==> flow/design.v <==
`timescale 1ns / 1ps
module catTrap(Clk, Reset, Down_b, hCount, vCount, rgb, bright, Block_col, Block_row);
	input	Clk, Reset, Down_b;
	input [7:0] Block_col, Block_row;
	reg btn_flag;
	integer i, j;
	reg [6:0] state;
	input [9:0] hCount, vCount;
	reg [83:0] board_map;    
	output reg [11:0] rgb;
	input bright;
	reg [1:0] cat_flag;
	reg [2:0] block_col;
  reg [2:0] block_row;
	reg [2:0] cat_col;
	reg [2:0] cat_row;
	localparam
		START =    7'b1000000,
		PLAY =   7'b0100000,
		GAMEOVER =   7'b0010000,
		GAMEWIN =  7'b0001000,
	WHITE = 12'b1111_1111_1111;
	parameter GRAY = 12'b1010_1010_1010;
	parameter BLACK = 12'b0000_0000_0000;
	parameter RED = 12'b1111_0000_0000;
	parameter ORANGE = 12'b1111_1000_0000;
	parameter GREEN = 12'b0000_1111_0000;
	wire [11:0] color [0:3];
	wire inbound;
	wire box00, box01, box02, box03, box04, box05, box06;
	wire box10, box11, box12, box13, box14, box15, box16;
	wire box20, box21, box22, box23, box24, box25, box26;
	wire box30, box31, box32, box33, box34, box35, box36;
	wire box40, box41, box42, box43, box44, box45, box46;
	wire box50, box51, box52, box53, box54, box55, box56;
	assign color[0] = WHITE;
	assign color[1] = GRAY;
	assign color[2] = ORANGE;
	assign color[3] = BLACK;
	always@ (*)
	begin
    	if(~bright )	 
			rgb = BLACK;
		else if (inbound)
		begin
			if(box00)
				rgb = color[board_map[70 +: 2]];
			else if (box01)
				rgb = color[board_map[72 +: 2]];
			else if (box02)
				rgb = color[board_map[74 +: 2]];
			else if (box03)
				rgb = color[board_map[76 +: 2]];
			else if (box04)
				rgb = color[board_map[78 +: 2]];
			else if (box05)
				rgb = color[board_map[80 +: 2]];
			else if (box06)
				rgb = color[board_map[82 +: 2]];
			else if (box10)
				rgb = color[board_map[56 +: 2]];
			else if (box11)
				rgb = color[board_map[58 +: 2]];
			else if (box12)
				rgb = color[board_map[60 +: 2]];
			else if (box13)
				rgb = color[board_map[62 +: 2]];
			else if (box14)
				rgb = color[board_map[64 +: 2]];
			else if (box15)
				rgb = color[board_map[66 +: 2]];
			else if (box16)
				rgb = color[board_map[68 +: 2]];
			else if (box20)
				rgb = color[board_map[42 +: 2]];
			else if (box21)
				rgb = color[board_map[44 +: 2]];
			else if (box22)
				rgb = color[board_map[46 +: 2]];
			else if (box23)
				rgb = color[board_map[48 +: 2]];
			else if (box24)
				rgb = color[board_map[50 +: 2]];
			else if (box25)
				rgb = color[board_map[52 +: 2]];
			else if (box26)
				rgb = color[board_map[54 +: 2]];
			else if (box30)
				rgb = color[board_map[28 +: 2]];
			else if (box31)
				rgb = color[board_map[30 +: 2]];
			else if (box32)
				rgb = color[board_map[32 +: 2]];
			else if (box33)
				rgb = color[board_map[34 +: 2]];
			else if (box34)
				rgb = color[board_map[36 +: 2]];
			else if (box35)
				rgb = color[board_map[38 +: 2]];
			else if (box36)
				rgb = color[board_map[40 +: 2]];
			else if (box40)
				rgb = color[board_map[14 +: 2]];
			else if (box41)
				rgb = color[board_map[16 +: 2]];
			else if (box42)
				rgb = color[board_map[18 +: 2]];
			else if (box43)
				rgb = color[board_map[20 +: 2]];
			else if (box44)
				rgb = color[board_map[22 +: 2]];
			else if (box45)
				rgb = color[board_map[24 +: 2]];
			else if (box46)
				rgb = color[board_map[26 +: 2]];
			else if (box50)
				rgb = color[board_map[0 +: 2]];
			else if (box51)
				rgb = color[board_map[2 +: 2]];
			else if (box52)
				rgb = color[board_map[4 +: 2]];
			else if (box53)
				rgb = color[board_map[6 +: 2]];
			else if (box54)
				rgb = color[board_map[8 +: 2]];
			else if (box55)
				rgb = color[board_map[10 +: 2]];
			else if (box56)
				rgb = color[board_map[12 +: 2]];
			else
				rgb = 12'b0000_0111_1111;
		end
		else
		begin
			if (state == GAMEOVER)
				rgb = RED;
			else if (state == GAMEWIN)
				rgb = GREEN;
			else if (state == START)
			     rgb = ORANGE;
			else
				rgb = 12'b1010_1111_1111;
	     end
	end
	assign inbound = ((hCount >= 190)&&(hCount <= 550)&&(vCount >= 140)&&(vCount <= 450));
	assign box00 = ((hCount >= 200)&&(hCount <= 250)&&(vCount >= 150)&&(vCount <= 200));
	assign box01 = ((hCount >= 250)&&(hCount <= 300)&&(vCount >= 150)&&(vCount <= 200));
	assign box02 = ((hCount >= 300)&&(hCount <= 350)&&(vCount >= 150)&&(vCount <= 200));
	assign box03 = ((hCount >= 350)&&(hCount <= 400)&&(vCount >= 150)&&(vCount <= 200));
	assign box04 = ((hCount >= 400)&&(hCount <= 450)&&(vCount >= 150)&&(vCount <= 200));
	assign box05 = ((hCount >= 450)&&(hCount <= 500)&&(vCount >= 150)&&(vCount <= 200));
	assign box06 = ((hCount >= 500)&&(hCount <= 550)&&(vCount >= 150)&&(vCount <= 200));
	assign box10 = ((hCount >= 200)&&(hCount <= 250)&&(vCount >= 200)&&(vCount <= 250));
	assign box11 = ((hCount >= 250)&&(hCount <= 300)&&(vCount >= 200)&&(vCount <= 250));
	assign box12 = ((hCount >= 300)&&(hCount <= 350)&&(vCount >= 200)&&(vCount <= 250));
	assign box13 = ((hCount >= 350)&&(hCount <= 400)&&(vCount >= 200)&&(vCount <= 250));
	assign box14 = ((hCount >= 400)&&(hCount <= 450)&&(vCount >= 200)&&(vCount <= 250));
	assign box15 = ((hCount >= 450)&&(hCount <= 500)&&(vCount >= 200)&&(vCount <= 250));
	assign box16 = ((hCount >= 500)&&(hCount <= 550)&&(vCount >= 200)&&(vCount <= 250));
	assign box20 = ((hCount >= 200)&&(hCount <= 250)&&(vCount >= 250)&&(vCount <= 300));
	assign box21 = ((hCount >= 250)&&(hCount <= 300)&&(vCount >= 250)&&(vCount <= 300));
	assign box22 = ((hCount >= 300)&&(hCount <= 350)&&(vCount >= 250)&&(vCount <= 300));
	assign box23 = ((hCount >= 350)&&(hCount <= 400)&&(vCount >= 250)&&(vCount <= 300));
	assign box24 = ((hCount >= 400)&&(hCount <= 450)&&(vCount >= 250)&&(vCount <= 300));
	assign box25 = ((hCount >= 450)&&(hCount <= 500)&&(vCount >= 250)&&(vCount <= 300));
	assign box26 = ((hCount >= 500)&&(hCount <= 550)&&(vCount >= 250)&&(vCount <= 300));
	assign box30 = ((hCount >= 200)&&(hCount <= 250)&&(vCount >= 300)&&(vCount <= 350));
	assign box31 = ((hCount >= 250)&&(hCount <= 300)&&(vCount >= 300)&&(vCount <= 350));
	assign box32 = ((hCount >= 300)&&(hCount <= 350)&&(vCount >= 300)&&(vCount <= 350));
	assign box33 = ((hCount >= 350)&&(hCount <= 400)&&(vCount >= 300)&&(vCount <= 350));
	assign box34 = ((hCount >= 400)&&(hCount <= 450)&&(vCount >= 300)&&(vCount <= 350));
	assign box35 = ((hCount >= 450)&&(hCount <= 500)&&(vCount >= 300)&&(vCount <= 350));
	assign box36 = ((hCount >= 500)&&(hCount <= 550)&&(vCount >= 300)&&(vCount <= 350));
	assign box40 = ((hCount >= 200)&&(hCount <= 250)&&(vCount >= 350)&&(vCount <= 400));
	assign box41 = ((hCount >= 250)&&(hCount <= 300)&&(vCount >= 350)&&(vCount <= 400));
	assign box42 = ((hCount >= 300)&&(hCount <= 350)&&(vCount >= 350)&&(vCount <= 400));
	assign box43 = ((hCount >= 350)&&(hCount <= 400)&&(vCount >= 350)&&(vCount <= 400));
	assign box44 = ((hCount >= 400)&&(hCount <= 450)&&(vCount >= 350)&&(vCount <= 400));
	assign box45 = ((hCount >= 450)&&(hCount <= 500)&&(vCount >= 350)&&(vCount <= 400));
	assign box46 = ((hCount >= 500)&&(hCount <= 550)&&(vCount >= 350)&&(vCount <= 400));
	assign box50 = ((hCount >= 200)&&(hCount <= 250)&&(vCount >= 400)&&(vCount <= 450));
	assign box51 = ((hCount >= 250)&&(hCount <= 300)&&(vCount >= 400)&&(vCount <= 450));
	assign box52 = ((hCount >= 300)&&(hCount <= 350)&&(vCount >= 400)&&(vCount <= 450));
	assign box53 = ((hCount >= 350)&&(hCount <= 400)&&(vCount >= 400)&&(vCount <= 450));
	assign box54 = ((hCount >= 400)&&(hCount <= 450)&&(vCount >= 400)&&(vCount <= 450));
	assign box55 = ((hCount >= 450)&&(hCount <= 500)&&(vCount >= 400)&&(vCount <= 450));
	assign box56 = ((hCount >= 500)&&(hCount <= 550)&&(vCount >= 400)&&(vCount <= 450));
	reg [83:0] next_map;
	reg [6:0] next_state;
	reg [2:0] next_cat_col;
	reg [2:0] next_cat_row;
	always @ (*)
	begin
		next_state = state;
		next_cat_col = cat_col;
		next_cat_row = cat_row;
		block_row = 3'b000;
		block_col = 3'b000;
		cat_flag = 1;
		for (i = 0; i < 6; i = i + 1)
			for (j = 0; j < 7; j = j + 1)
				next_map[2*((i)*7+(j)) +: 2] = board_map[2*((i)*7+(j)) +: 2];
			case(state)
				START:
				begin
						if (Down_b)
							begin
								 next_state = PLAY;
							end
				end
				PLAY:
				begin
	        if (Down_b)
	            begin
	            case(Block_row)
	               8'b00000000: block_row = 3'b000;
	               8'b00000001: block_row = 3'b001;
	               8'b00000010: block_row = 3'b010;
	               8'b00000100: block_row = 3'b011;
	               8'b00001000: block_row = 3'b100;
	               8'b00010000: block_row = 3'b101;
	               8'b00100000: block_row = 3'b110;
	               8'b01000000: block_row = 3'b111;
	               default: block_row = 3'b000;
	              endcase
	              case(Block_col)
	               8'b00000000: block_col = 3'b000;
	               8'b00000001: block_col = 3'b001;
	               8'b00000010: block_col = 3'b010;
	               8'b00000100: block_col = 3'b011;
	               8'b00001000: block_col = 3'b100;
	               8'b00010000: block_col = 3'b101;
	               8'b00100000: block_col = 3'b110;
	               8'b01000000: block_col = 3'b111;
	               default: block_col = 3'b000;
	              endcase
                    if ((block_row <= 3'd5)&&(block_col <= 3'd6))
                      next_map[2*((block_row)*7+(block_col)) +: 2] = 3;
                    cat_flag = 1;
                    if ((next_map[2*((next_cat_row+1)*7+(next_cat_col)) +: 2] != 3)&&(cat_flag==1))
                      begin
                        next_map[2*((next_cat_row+1)*7+(next_cat_col)) +: 2] = 2;
                        next_map[2*((next_cat_row)*7+(next_cat_col)) +: 2] = 0;
                        next_cat_row = next_cat_row + 1;
                        cat_flag = 0;
                      end
                    else if ((next_map[2*((next_cat_row)*7+(next_cat_col+1)) +: 2] != 3)&&(cat_flag==1))
                      begin
                        next_map[2*((next_cat_row)*7+(next_cat_col+1)) +: 2] = 2;
                        next_map[2*((next_cat_row)*7+(next_cat_col)) +: 2] = 0;
                        next_cat_col = next_cat_col + 1;
                        cat_flag = 0;
                      end
                    else if ((next_map[2*((next_cat_row-1)*7+(next_cat_col)) +: 2] != 3)&&(cat_flag==1))
                      begin
                        next_map[2*((next_cat_row-1)*7+(next_cat_col)) +: 2] = 2;
                        next_map[2*((next_cat_row)*7+(next_cat_col)) +: 2] = 0;
                        next_cat_row = next_cat_row - 1;
                        cat_flag = 0;
                      end
                    else if ((next_map[2*((next_cat_row)*7+(next_cat_col-1)) +: 2] != 3)&&(cat_flag==1))
                      begin
                        next_map[2*((next_cat_row)*7+(next_cat_col-1)) +: 2] = 2;
                        next_map[2*((next_cat_row)*7+(next_cat_col)) +: 2] = 0;
                        next_cat_col = next_cat_col - 1;
                        cat_flag = 0;
                      end
                    else
                      next_state = GAMEWIN;
	            end
								 if ((next_cat_row > 4)||(next_cat_col > 5)||(next_cat_col < 1)||(next_cat_row < 1))
									 next_state = GAMEOVER;
	           end
				GAMEOVER:
				begin
	      end
				GAMEWIN:
				begin
	      end
				default: ;
		  endcase
	end
	always @ (posedge Clk, posedge Reset)
	begin
		if(Reset)
		begin
			state <= START;
			cat_col <= 3'd3;
			cat_row <= 3'd3;
			for (i = 0; i < 6; i = i + 1)
				for (j = 0; j < 7; j = j + 1)
					board_map[2*((i)*7+(j)) +: 2] <= ((i + j) % 2 == 1) ? 2'd1 : 2'd0;
			board_map[48 +: 2] <= 2;  
		end
		else
		begin
			state <= next_state;
			cat_col <= next_cat_col;
			cat_row <= next_cat_row;
			for (i = 0; i < 6; i = i + 1)
				for (j = 0; j < 7; j = j + 1)
					board_map[2*((i)*7+(j)) +: 2] <= next_map[2*((i)*7+(j)) +: 2];
	   end 
    end
endmodule
# Reports on catTrap
# Module catTrap before and after one edit of its RTL, step after step.
# "before" refers to lines of the RTL above, "after" to lines of the edited file.
# "change" is "after" less "before", of the values as shown; "change_rel_pct" is that difference over "before", in percent.
# Operators: Yosys type, input widths -> output width; for muxes data width and select width s.
# A cell with n/a has no value.
[setup]
design = "catTrap"
clock = "Clk"
cell_library = "sky130hd"
lib_corner = "tt_025C_1v80"

# Edit of the RTL
# Unified diff, file above to edited file.
# This change comes from a script, not from a designer. The edited design behaves differently; no optimisation was intended.
# begin of diff
@@ -26,5 +26,5 @@
 	parameter ORANGE = 12'b1111_1000_0000;
 	parameter GREEN = 12'b0000_1111_0000;
-	wire [11:0] color [0:3];
+	wire [8:0] color [0:3];
 	wire inbound;
 	wire box00, box01, box02, box03, box04, box05, box06;
# end of diff

# Elaborated design
# Yosys after proc, flatten, opt, wreduce and memory -nomap, before mapping. Memory bits, and registers merged into a memory's read port (data or address), are not among the register bits. Print and check cells are not counted. Equal cells are merged and count once.
[word_totals]
columns = ["element", "before", "after", "change", "change_rel_pct"]
rows = [
  ["elab_cells", 1104, 1104, 0, 0.00],
  ["regBits", 97, 97, 0, 0.00],
  ["out_inout_bits", 12, 12, 0, 0.00],
]
[classes]
columns = ["element", "before", "after", "change", "change_rel_pct"]
rows = [
  ["equal", 400, 400, 0, 0.00],
  ["multipliers", 4, 4, 0, 0.00],
  ["n_addsub", 10, 10, 0, 0.00],
  ["cmp", 34, 34, 0, 0.00],
  ["n_shift", 4, 4, 0, 0.00],
  ["reduce_logical", 149, 149, 0, 0.00],
  ["mux", 499, 499, 0, 0.00],
]
[ops]
columns = ["op", "before", "after", "change", "change_rel_pct"]
rows = [
  ["$mux 12", 46, 4, -42, -91.30],
  ["$pmux 12 s4", 42, 0, -42, -100.00],
  ["$mux 9", 0, 42, 42, "n/a"],
  ["$pmux 9 s4", 0, 42, 42, "n/a"],
]
# Unchanged operator kinds not shown: 55.

# Logic depth
# Yosys ltp: most cells in a row. Word level: on the elaborated netlist, between registers, memories and ports. Mapped: between sequential cells and ports; inverters and the memories' decode and read muxes count.
[depth]
columns = ["element", "before", "after", "change", "change_rel_pct"]
rows = [
  ["depth_word", 48, 48, 0, 0.00],
  ["ABC_AREA", "0", "0", "n/a", "n/a"],
  ["ltp_mapped", 30, 30, 0, 0.00],
]

# Mapped cells and area
# Source: synth_stat.txt of the flow (Yosys; design flattened, memories mapped). It holds for the ABC_AREA given above (unset counts as 0); a run with the other value may have another netlist.
[types]
columns = ["type", "before", "after", "change", "change_rel_pct"]
rows = [
  ["sky130_fd_sc_hd__o21ai_0", 199, 135, -64, -32.16],
  ["sky130_fd_sc_hd__o21ai_1", 15, 50, 35, 233.33],
  ["sky130_fd_sc_hd__clkbuf_1", 120, 153, 33, 27.50],
  ["sky130_fd_sc_hd__buf_2", 34, 5, -29, -85.29],
  ["sky130_fd_sc_hd__o211ai_1", 45, 70, 25, 55.56],
  ["sky130_fd_sc_hd__nand3_1", 116, 94, -22, -18.97],
  ["sky130_fd_sc_hd__nor3_1", 95, 116, 21, 22.11],
  ["sky130_fd_sc_hd__nand2_1", 340, 322, -18, -5.29],
  ["sky130_fd_sc_hd__or3_1", 19, 37, 18, 94.74],
  ["sky130_fd_sc_hd__nor2_1", 254, 268, 14, 5.51],
  ["sky130_fd_sc_hd__a41oi_1", 15, 2, -13, -86.67],
  ["sky130_fd_sc_hd__nand4_1", 31, 20, -11, -35.48],
  ["sky130_fd_sc_hd__a32oi_1", 10, 19, 9, 90.00],
  ["sky130_fd_sc_hd__nor2b_1", 15, 23, 8, 53.33],
  ["sky130_fd_sc_hd__o22a_1", 1, 9, 8, 800.00],
  ["sky130_fd_sc_hd__a211oi_1", 46, 39, -7, -15.22],
  ["sky130_fd_sc_hd__and3_1", 24, 17, -7, -29.17],
  ["sky130_fd_sc_hd__nand2b_1", 18, 25, 7, 38.89],
]
# Unchanged cell types not shown: 11.
# The list need not be complete.
[synth_totals]
columns = ["element", "before", "after", "change", "change_rel_pct"]
rows = [
  ["yosys_area_um2", 16608.4, 16530.9, -77.5, -0.47],
  ["flip_flops", 94, 94, 0, 0.00],
  ["cells", 2524, 2521, -3, -0.12],
]

# Path before layout
# OpenSTA on the mapped netlist: ideal clock, no wires. The path of least setup slack (recovery checks aside). Input and output delay are each 20% of the period. Register names are those of the netlist, which keeps one name where synthesis merged equal registers.
[synth_timing]
columns = ["element", "before", "after", "change", "change_rel_pct"]
rows = [
  ["path_kind", "input -> register", "input -> register", "n/a", "n/a"],
  ["startpoint", "input Block_row[6]", "input Block_row[6]", "n/a", "n/a"],
  ["endpoint", "register board_map[71]", "register state", "n/a", "n/a"],
  ["clock_period_ns", 10.0, 10.0, 0.0, 0.00],
  ["setup_time_ns", 0.130, 0.068, -0.062, "n/a"],
  ["stages", 25, 23, -2, -8.00],
  ["delay_ns", 6.352, 6.326, -0.026, -0.41],
  ["n_path_buf", 5, 3, -2, -40.00],
  ["setup_slack_ns", 1.648, 1.675, 0.027, "n/a"],
  ["t_arrival_ns", 8.222, 8.258, 0.036, 0.44],
  ["in_delay_ns", 2.000, 2.000, 0.000, 0.00],
  ["period_less_setup_slack_ns", 8.352, 8.325, -0.027, -0.32],
]
# "delay_ns" is the arrival time less input delay plus setup time.
# "stages" counts driving pins, that of a launching flip-flop among them; a cell with two outputs on the path counts twice.
# "period_less_setup_slack_ns" is the clock period less the worst setup slack; recovery checks do not enter. This is arithmetic on one report: input and output delays are still those of the set period (20% each).
# Where an end lacks its bit number, it is one bit of the signal, or one of the new flip-flops if synthesis recoded a state register.
# The rows between start and end are the longest chain of elaborated cells between them; the timing report does not say that the signal goes this way. Where chains are equally long, one stands for them.
# A line is the first line of the expression or statement that the cell stems from. Yosys adds cells for indexed reads and writes and turns some case tables into memories.
[synth_via_before]
path_cell_list = "sky130_fd_sc_hd__buf_2 > sky130_fd_sc_hd__nor4b_1 > sky130_fd_sc_hd__a211oi_2 > sky130_fd_sc_hd__nor4_1 > sky130_fd_sc_hd__inv_1 > sky130_fd_sc_hd__fa_1 > sky130_fd_sc_hd__fa_1 > sky130_fd_sc_hd__fa_1 > sky130_fd_sc_hd__nand2b_1 > sky130_fd_sc_hd__o2bb2ai_1 > sky130_fd_sc_hd__xor2_1 > sky130_fd_sc_hd__buf_2 > sky130_fd_sc_hd__nand3_2 > sky130_fd_sc_hd__o31ai_1 > sky130_fd_sc_hd__mux2i_1 > sky130_fd_sc_hd__o2111a_1 > sky130_fd_sc_hd__o41ai_1 > sky130_fd_sc_hd__and3_1 > sky130_fd_sc_hd__buf_2 > sky130_fd_sc_hd__nand2_1 > sky130_fd_sc_hd__buf_2 > sky130_fd_sc_hd__clkbuf_1 > sky130_fd_sc_hd__a211o_1 > sky130_fd_sc_hd__a31oi_1 > sky130_fd_sc_hd__o21ai_1"
elab_chain_len = 17
[synth_lines_before]
columns = ["element", "line", "source"]
rows = [
  ["start, declared", 4, "input [7:0] Block_col, Block_row;"],
  ["$eq 8x7->1", 215, "case(Block_row)"],
  ["$pmux 3 s7", 215, ""],
  ["$mux 3", 213, "if (Down_b)"],
  ["$mux 3", 203, "case(state)"],
  ["$mul 3x3->6", 238, "next_map[2*((block_row)*7+(block_col)) +: 2] = 3;"],
  ["$add 6x3->7", 238, ""],
  ["$logic_not 32->1", 238, ""],
  ["[... 3 more ...]", "n/a", ""],
  ["$mux 84", 203, ""],
  ["$shiftx 84x32->2", 261, "else if ((next_map[2*((next_cat_row)*7+(next_cat_col-1)) +: 2] != 3)&&(cat_flag==1))"],
  ["$ne 2x2->1", 261, ""],
  ["$mux 84", 261, ""],
  ["$mux 84", 254, "else if ((next_map[2*((next_cat_row-1)*7+(next_cat_col)) +: 2] != 3)&&(cat_flag==1))"],
  ["$mux 84", 247, "else if ((next_map[2*((next_cat_row)*7+(next_cat_col+1)) +: 2] != 3)&&(cat_flag==1))"],
  ["$mux 84", 240, "if ((next_map[2*((next_cat_row+1)*7+(next_cat_col)) +: 2] != 3)&&(cat_flag==1))"],
  ["end, assigned", 292, "board_map[2*((i)*7+(j)) +: 2] <= ((i + j) % 2 == 1) ? 2'd1 : 2'd0;"],
  ["end, assigned", 302, "board_map[2*((i)*7+(j)) +: 2] <= next_map[2*((i)*7+(j)) +: 2];"],
  ["end, declared", 9, "reg [83:0] board_map;"],
]
[synth_via_after]
path_cell_list = "sky130_fd_sc_hd__buf_2 > sky130_fd_sc_hd__xor2_1 > sky130_fd_sc_hd__o211ai_1 > sky130_fd_sc_hd__a21oi_1 > sky130_fd_sc_hd__fa_1 > sky130_fd_sc_hd__fa_1 > sky130_fd_sc_hd__fa_1 > sky130_fd_sc_hd__nor2b_1 > sky130_fd_sc_hd__o22a_1 > sky130_fd_sc_hd__xnor2_1 > sky130_fd_sc_hd__buf_2 > sky130_fd_sc_hd__o211ai_1 > sky130_fd_sc_hd__o311ai_1 > sky130_fd_sc_hd__a21oi_1 > sky130_fd_sc_hd__a2111oi_0 > sky130_fd_sc_hd__a32oi_1 > sky130_fd_sc_hd__and2_0 > sky130_fd_sc_hd__clkbuf_1 > sky130_fd_sc_hd__o41a_1 > sky130_fd_sc_hd__o21a_1 > sky130_fd_sc_hd__or2_1 > sky130_fd_sc_hd__a2111oi_2 > sky130_fd_sc_hd__a32o_1"
[synth_lines_after]
columns = ["element", "line", "source"]
rows = [
  ["start, declared", 4, "input [7:0] Block_col, Block_row;"],
  ["end, assigned", 287, "state <= START;"],
  ["end, assigned", 297, "state <= next_state;"],
  ["end, declared", 7, "reg [6:0] state;"],
]
# after: No chain of elaborated cells between the ends is given.

# Path in the finished layout
# Path of least setup slack in the final report of the runs of set A (OpenROAD, finished layout, wires in). Where an end is a register, its clock arrival counts in the times.
[layout_timing]
columns = ["element", "before", "after", "change", "change_rel_pct"]
rows = [
  ["path_kind", "input -> register", "input -> register", "n/a", "n/a"],
  ["startpoint", "input Block_row[6]", "input Block_row[6]", "n/a", "n/a"],
  ["endpoint", "register board_map[6]", "register state", "n/a", "n/a"],
  ["setup_slack_ns", 0.58, 0.47, -0.11, "n/a"],
  ["clock_period_ns", 10.0, 10.0, 0.0, 0.00],
  ["t_arrival_ns", 9.72, 9.88, 0.16, 1.65],
  ["n_path_buf", 2, 1, -1, -50.00],
  ["setup_time_ns", 0.10, 0.06, -0.04, "n/a"],
  ["stages", 22, 21, -1, -4.55],
  ["in_delay_ns", 2.00, 2.00, 0.00, 0.00],
]
# Where an end lacks its bit number, it is one bit of the signal, or one of the new flip-flops if synthesis recoded a state register.
# The rows between start and end are the longest chain of elaborated cells between them; the timing report does not say that the signal goes this way. Where chains are equally long, one stands for them.
[layout_via_before]
path_cell_list = "sky130_fd_sc_hd__clkdlybuf4s50_1 > sky130_fd_sc_hd__nor4b_1 > sky130_fd_sc_hd__a211oi_2 > sky130_fd_sc_hd__nor4_1 > sky130_fd_sc_hd__inv_1 > sky130_fd_sc_hd__fa_1 > sky130_fd_sc_hd__fa_1 > sky130_fd_sc_hd__fa_1 > sky130_fd_sc_hd__nand2b_1 > sky130_fd_sc_hd__o2bb2ai_1 > sky130_fd_sc_hd__xnor2_1 > sky130_fd_sc_hd__nor3_1 > sky130_fd_sc_hd__and3_1 > sky130_fd_sc_hd__o21ai_0 > sky130_fd_sc_hd__o22ai_1 > sky130_fd_sc_hd__o211a_1 > sky130_fd_sc_hd__and4bb_2 > sky130_fd_sc_hd__buf_4 > sky130_fd_sc_hd__nor2_2 > sky130_fd_sc_hd__nor2_1 > sky130_fd_sc_hd__a31o_1 > sky130_fd_sc_hd__a21oi_1"
elab_chain_len = 17
[layout_lines_before]
columns = ["element", "line", "source"]
rows = [
  ["start, declared", 4, "input [7:0] Block_col, Block_row;"],
  ["$eq 8x7->1", 215, "case(Block_row)"],
  ["$pmux 3 s7", 215, ""],
  ["$mux 3", 213, "if (Down_b)"],
  ["$mux 3", 203, "case(state)"],
  ["$mul 3x3->6", 238, "next_map[2*((block_row)*7+(block_col)) +: 2] = 3;"],
  ["$add 6x3->7", 238, ""],
  ["$logic_not 32->1", 238, ""],
  ["[... 3 more ...]", "n/a", ""],
  ["$mux 84", 203, ""],
  ["$shiftx 84x32->2", 261, "else if ((next_map[2*((next_cat_row)*7+(next_cat_col-1)) +: 2] != 3)&&(cat_flag==1))"],
  ["$ne 2x2->1", 261, ""],
  ["$mux 84", 261, ""],
  ["$mux 84", 254, "else if ((next_map[2*((next_cat_row-1)*7+(next_cat_col)) +: 2] != 3)&&(cat_flag==1))"],
  ["$mux 84", 247, "else if ((next_map[2*((next_cat_row)*7+(next_cat_col+1)) +: 2] != 3)&&(cat_flag==1))"],
  ["$mux 84", 240, "if ((next_map[2*((next_cat_row+1)*7+(next_cat_col)) +: 2] != 3)&&(cat_flag==1))"],
  ["end, assigned", 292, "board_map[2*((i)*7+(j)) +: 2] <= ((i + j) % 2 == 1) ? 2'd1 : 2'd0;"],
  ["end, assigned", 302, "board_map[2*((i)*7+(j)) +: 2] <= next_map[2*((i)*7+(j)) +: 2];"],
  ["end, declared", 9, "reg [83:0] board_map;"],
]
[layout_via_after]
path_cell_list = "sky130_fd_sc_hd__clkdlybuf4s50_1 > sky130_fd_sc_hd__xor2_1 > sky130_fd_sc_hd__o211ai_1 > sky130_fd_sc_hd__a21oi_1 > sky130_fd_sc_hd__fa_1 > sky130_fd_sc_hd__fa_1 > sky130_fd_sc_hd__fa_1 > sky130_fd_sc_hd__xor2_1 > sky130_fd_sc_hd__nand2_1 > sky130_fd_sc_hd__nor2_1 > sky130_fd_sc_hd__o211ai_1 > sky130_fd_sc_hd__a221oi_1 > sky130_fd_sc_hd__a211oi_1 > sky130_fd_sc_hd__o41ai_1 > sky130_fd_sc_hd__a31oi_1 > sky130_fd_sc_hd__and2_2 > sky130_fd_sc_hd__o41a_1 > sky130_fd_sc_hd__o21a_1 > sky130_fd_sc_hd__or2_1 > sky130_fd_sc_hd__a2111oi_2 > sky130_fd_sc_hd__a32o_1"
[layout_lines_after]
columns = ["element", "line", "source"]
rows = [
  ["start, declared", 4, "input [7:0] Block_col, Block_row;"],
  ["end, assigned", 287, "state <= START;"],
  ["end, assigned", 297, "state <= next_state;"],
  ["end, declared", 7, "reg [6:0] state;"],
]
# after: No chain of elaborated cells between the ends is given.

# Measured runs
# Both versions went through the flow (Yosys, OpenROAD) with the same settings in each pair. Constraints: input delay and output delay 20% of the set period each, output load 0.01 pF.
[flow_settings_set_A]
CORE_UTILIZATION = 30
period_ns = 10.0
CAP_MARGIN = 20
CORE_MARGIN = 2
SLEW_MARGIN = 20
[measured_set_A]
columns = ["element", "before", "after", "change", "change_rel_pct"]
rows = [
  ["finish.utilization_pct", 33.5, 33.6, 0.1, "n/a"],
  ["achievedPeriod_ns", 9.417, 9.534, 0.117, 1.24],
  ["total_die_area_um2", 57259.7, 56996.8, -262.9, -0.46],
  ["yosys.chip_area_um2", 16608.4, 16530.9, -77.5, -0.47],
  ["final_setup_ws_ns", 0.583, 0.466, -0.117, "n/a"],
  ["total_power_mw", 1.439, 0.9653, -0.4737, -32.92],
  ["timing.setup.tns_ns", 0.000, 0.000, 0.000, "n/a"],
]
[flow_settings_set_B]
CAP_MARGIN = 40
CELL_PAD_IN_SITES_DETAIL_PLACEMENT = 0
CORE_UTILIZATION = 21
CTS_CLUSTER_DIAMETER = 67
CTS_CLUSTER_SIZE = 37
HOLD_SLACK_MARGIN = 0.07
MIN_ROUTING_LAYER = "met2"
PLACE_DENSITY_LB_ADDON = 0.04
period_ns = 6.8
CORE_MARGIN = 2
SLEW_MARGIN = 20
[measured_set_B]
columns = ["element", "before", "after"]
rows = [
  ["finish.utilization_pct", 35.1, "n/a"],
  ["achievedPeriod_ns", 7.282, "n/a"],
  ["total_die_area_um2", 81353.3, "n/a"],
  ["yosys.chip_area_um2", 16608.4, "n/a"],
  ["final_setup_ws_ns", -0.482, "n/a"],
  ["total_power_mw", 3.250, "n/a"],
  ["timing.setup.tns_ns", -27.325, "n/a"],
]
# set B, after: did not finish, routing stopped with GRT-0232.
# "achievedPeriod_ns" = clock period - worst setup slack. The figure is calculated, with input and output delays left at 20% of the set period.
# "total_power_mw": no workload was simulated; the value follows from the tool's default switching activity.
